==> flow/design.v <==
module mult_unsigned #(
		parameter WIDTHA = 16,
		parameter WIDTHB = 24,
		parameter PIPELINE_DEPTH = 4
)
(
	input clk,rst,
	input [WIDTHA -1 :0] A,
	input [WIDTHB -1 :0] B,
	output [WIDTHA + WIDTHB - 1:0] result
);
reg [WIDTHA -1 :0] rA;
reg [WIDTHB -1 :0] rB;
reg [WIDTHA + WIDTHB - 1:0] M [PIPELINE_DEPTH-1:0];
integer i;
always @(posedge clk or posedge rst)
begin
	if (rst) begin
		rA <= 0;
		rB <= 0;
		for (i=0; i<PIPELINE_DEPTH; i=i+1)
		  M[i] <=0;
		end
	else
	begin
		rA <= A;
		rB <= B;
		M[0] <= rA * rB;
		for (i=0; i<PIPELINE_DEPTH-1; i=i+1)
			M[i+1] <= M[i];
	end
end
assign result = M[PIPELINE_DEPTH-1];
endmodule
# Step by step through the tools: mult_unsigned
# The steps from the RTL of mult_unsigned to its reports follow in flow order.
# Lines are those of the file above, counted from 1.
# Operators: Yosys type, input widths -> output width; for muxes data width and select width s.
# Not given: n/a
# setup
design,mult_unsigned
clock,clk
lib,sky130hd
lib_corner,tt_025C_1v80

# Elaborated design
# Source: Yosys, flattened and elaborated. Widths are those after wreduce; folded enables and synchronous resets count as part of the registers. Registers that Yosys merges into a memory's read port (data or address) are not register bits. Print and check cells do not count. Equal cells are merged and count once.
# word_totals
inputBits,42
clocked_rd_ports_x_width,0
rom_bits,0
latchBits,0
register_bits,200
mem_bits_rw,0
wordCells,7
output_inout_bits,40
n_memories,0
# op_classes
n_div,0
n_cmp,0
equal,0
n_logic,0
n_addsub,0
reduce_and_logical,0
multipliers,1
n_shift,0
mux,0
# ops
operator,n
$mul 16x24->40,1

# Logic depth
# Yosys ltp: most cells in a row. Word level: on the elaborated netlist, between registers, memories and ports. Mapped: between sequential cells and ports; inverters and the memories' decode and read muxes count.
# logic_depth
ltp_word,1
ABC_AREA,0
ltp_mapped,23
depth_no_buf,22

# Mapped cells and area
# The flow's flattened synthesis, as Yosys stat reports it; memories are mapped. The netlist is that of the ABC_AREA named above (0 if unset); the other value can give another one.
# The area totals of this step are shown rounded.
# types
type,n,area_total_um2
sky130_fd_sc_hd__fa_1,306,6.13E+03
sky130_fd_sc_hd__dfrtp_1,200,5004.8
sky130_fd_sc_hd__ha_1,112,1.4E+03
sky130_fd_sc_hd__inv_1,353,1.33E+03
sky130_fd_sc_hd__and2_1,176,1.1E+03
sky130_fd_sc_hd__nand2_1,232,870.835
sky130_fd_sc_hd__clkbuf_1,59,221.462
sky130_fd_sc_hd__xnor2_1,24,210.202
sky130_fd_sc_hd__a21oi_1,39,195.187
sky130_fd_sc_hd__a21o_1,22,165.158
sky130_fd_sc_hd__xor2_1,12,105.101
sky130_fd_sc_hd__nor2_1,20,75.072
sky130_fd_sc_hd__o21ai_0,12,60.058
sky130_fd_sc_hd__nand3_1,10,50.048
sky130_fd_sc_hd__nand4_1,5,31.28
sky130_fd_sc_hd__nor2b_1,5,31.28
sky130_fd_sc_hd__o21bai_1,4,30.029
sky130_fd_sc_hd__a211o_1,3,26.275
# Not listed: further types 37, cells in them 61.
# synth_totals
synth_area_um2,17550
ffs,200
seqArea_um2,5005
mapped_cells,1655
buffers,66

# Worst setup path after synthesis
# Path of least setup slack by OpenSTA after synthesis, without wires, with an ideal clock, recovery checks aside; 20% of the period is set as input and as output delay. Where synthesis merged equal registers, the netlist keeps one of their names.
# synth_path
path_type,register to register
start,register rB[14]
end,register M[0][39]
driving_pins,24
setup_ns,0.120
arrival_ns,5.622
path_slack_ns,2.257
tclk_ns,8.0
path_delay_ns,5.742
period_less_setup_slack_ns,5.743
# "path_delay_ns" = arrival - input delay + setup time.
# "driving_pins" counts driving pins, that of a launching flip-flop among them; a cell with two outputs on the path counts twice.
# "period_less_setup_slack_ns" is the clock period less the worst setup slack; recovery checks do not enter. This is arithmetic on one report: input and output delays are still those of the set period (20% each).
# The rows between start and end are the longest chain of elaborated cells between them; the timing report does not say that the signal goes this way. Where chains are equally long, one stands for them.
# Each line given opens the expression or statement behind the cell; cells for indexed reads and writes are added by Yosys, which also makes memories of some case tables.
# synth_via
cell_sequence,sky130_fd_sc_hd__dfrtp_1 -> sky130_fd_sc_hd__clkbuf_1 -> sky130_fd_sc_hd__nand2_1 -> sky130_fd_sc_hd__fa_1 -> sky130_fd_sc_hd__inv_1 -> sky130_fd_sc_hd__fa_1 -> sky130_fd_sc_hd__inv_1 -> sky130_fd_sc_hd__fa_1 -> sky130_fd_sc_hd__inv_1 -> sky130_fd_sc_hd__fa_1 -> sky130_fd_sc_hd__fa_1 -> sky130_fd_sc_hd__inv_1 -> sky130_fd_sc_hd__fa_1 -> sky130_fd_sc_hd__inv_1 -> sky130_fd_sc_hd__ha_1 -> sky130_fd_sc_hd__buf_2 -> sky130_fd_sc_hd__a21oi_1 -> sky130_fd_sc_hd__nand2_1 -> sky130_fd_sc_hd__a21oi_1 -> sky130_fd_sc_hd__o21ai_1 -> sky130_fd_sc_hd__o21ai_2 -> sky130_fd_sc_hd__o211ai_4 -> sky130_fd_sc_hd__o21a_1 -> sky130_fd_sc_hd__o211a_1
elab_chain_len,1
cone_cells,1
cone_lines,1
cone_classes,1 x mul
# synth_rtl
element,line_no,rtl
"start, declared",13,reg [WIDTHB -1 :0] rB;
"start, assigned",20,rB <= 0;
"start, assigned",27,rB <= B;
$mul 16x24->40,28,M[0] <= rA * rB;
"end, assigned",22,M[i] <=0;
"end, assigned",28,
"end, declared",14,reg [WIDTHA + WIDTHB - 1:0] M [PIPELINE_DEPTH-1:0];

# Timing after layout
# From the final timing report of flow run 1: the path of least setup slack in the routed layout; clock arrival at registers is part of the times.
# layout_path
path_type,register to register
start,register rA[7]
end,register M[0][36]
tclk_ns,11.8
setup_ns,0.09
arrival_ns,7.16
driving_pins,20
path_slack_ns,5.01
# The rows between start and end are the longest chain of elaborated cells between them; the timing report does not say that the signal goes this way. Where chains are equally long, one stands for them.
# layout_via
cell_sequence,sky130_fd_sc_hd__dfrtp_1 -> sky130_fd_sc_hd__nand2_1 -> sky130_fd_sc_hd__fa_1 -> sky130_fd_sc_hd__inv_1 -> sky130_fd_sc_hd__fa_1 -> sky130_fd_sc_hd__fa_1 -> sky130_fd_sc_hd__fa_1 -> sky130_fd_sc_hd__fa_1 -> sky130_fd_sc_hd__inv_1 -> sky130_fd_sc_hd__fa_1 -> sky130_fd_sc_hd__inv_1 -> sky130_fd_sc_hd__ha_1 -> sky130_fd_sc_hd__and3_4 -> sky130_fd_sc_hd__nand4_4 -> sky130_fd_sc_hd__nor2_1 -> sky130_fd_sc_hd__o311ai_1 -> sky130_fd_sc_hd__nand4b_1 -> sky130_fd_sc_hd__a31oi_2 -> sky130_fd_sc_hd__o41ai_2 -> sky130_fd_sc_hd__xor2_1
elab_chain_len,1
cone_cells,1
cone_lines,1
cone_classes,1 x mul
# layout_rtl
element,line_no,rtl
"start, declared",12,reg [WIDTHA -1 :0] rA;
"start, assigned",19,rA <= 0;
"start, assigned",26,rA <= A;
$mul 16x24->40,28,M[0] <= rA * rB;
"end, assigned",22,M[i] <=0;
"end, assigned",28,
"end, declared",14,reg [WIDTHA + WIDTHB - 1:0] M [PIPELINE_DEPTH-1:0];

# Design mult_unsigned on sky130hd. What follows are 4 stored runs of the flow, each under its own settings; their order means nothing. The constraints put input and output delay at 20% of the set period each and load the outputs with 0.01 pF.
# By "achievedPeriod_ns" is meant the clock period of the run minus its worst setup slack. This is arithmetic on one report: input and output delays are still those of the set period (20% each).
# "worst_setup_path_time_ns" is the time allowed to the run's worst setup path (the clock period less input and output delay, where it has them) less its slack. Clock arrival times count: a late capture clock shortens it, a late launch clock lengthens it.
# Results are given in rounded form.
# Among the settings, n/a means not set for that run.
# Among the results, n/a means that no value is shown for the run.
run,CELL_PAD_IN_SITES_GLOBAL_PLACEMENT,CORE_MARGIN,CORE_UTILIZATION,CTS_CLUSTER_SIZE,HOLD_SLACK_MARGIN,MIN_ROUTING_LAYER,PLACE_DENSITY,SETUP_SLACK_MARGIN,SLEW_MARGIN,TNS_END_PERCENT,period_ns,CAP_MARGIN,ABC_AREA,CORE_ASPECT_RATIO,CTS_CLUSTER_DIAMETER,MAX_ROUTING_LAYER,GPL_TIMING_DRIVEN,PLACE_DENSITY_LB_ADDON,util_pct,worst_setup_path_time_ns,worst_path_kind,achievedPeriod_ns,timing.setup.ws_ns,dieArea_um2,synthesis_area_um2,stdcell_area_um2
flow run 1,0,10,59,96,0.21,met2,0.67,0.09,10,50,11.8,20,n/a,n/a,n/a,n/a,n/a,n/a,65.2,6.79,register to register,6.785,5.015,37040,17550,19230
flow run 2,0,5,59,96,0.15,met1,0.67,0.09,10,95,11.8,20,1,0.66,374,met4,n/a,n/a,65.5,6.08,register to register,6.084,5.716,34970,18440,20110
flow run 3,3,5,70,66,0.15,met1,n/a,0.09,5,80,5.15,20,0,0.58,96,met4,0,0.15,n/a,n/a,n/a,n/a,n/a,n/a,n/a,n/a
flow run 4,n/a,2,40,93,0.11,n/a,n/a,n/a,20,45,8.93,35,n/a,n/a,n/a,n/a,n/a,n/a,45.3,6.52,register to register,6.520,2.410,45570,17550,19560
# Flow run 3: unfinished; error FLW-0024 in placement
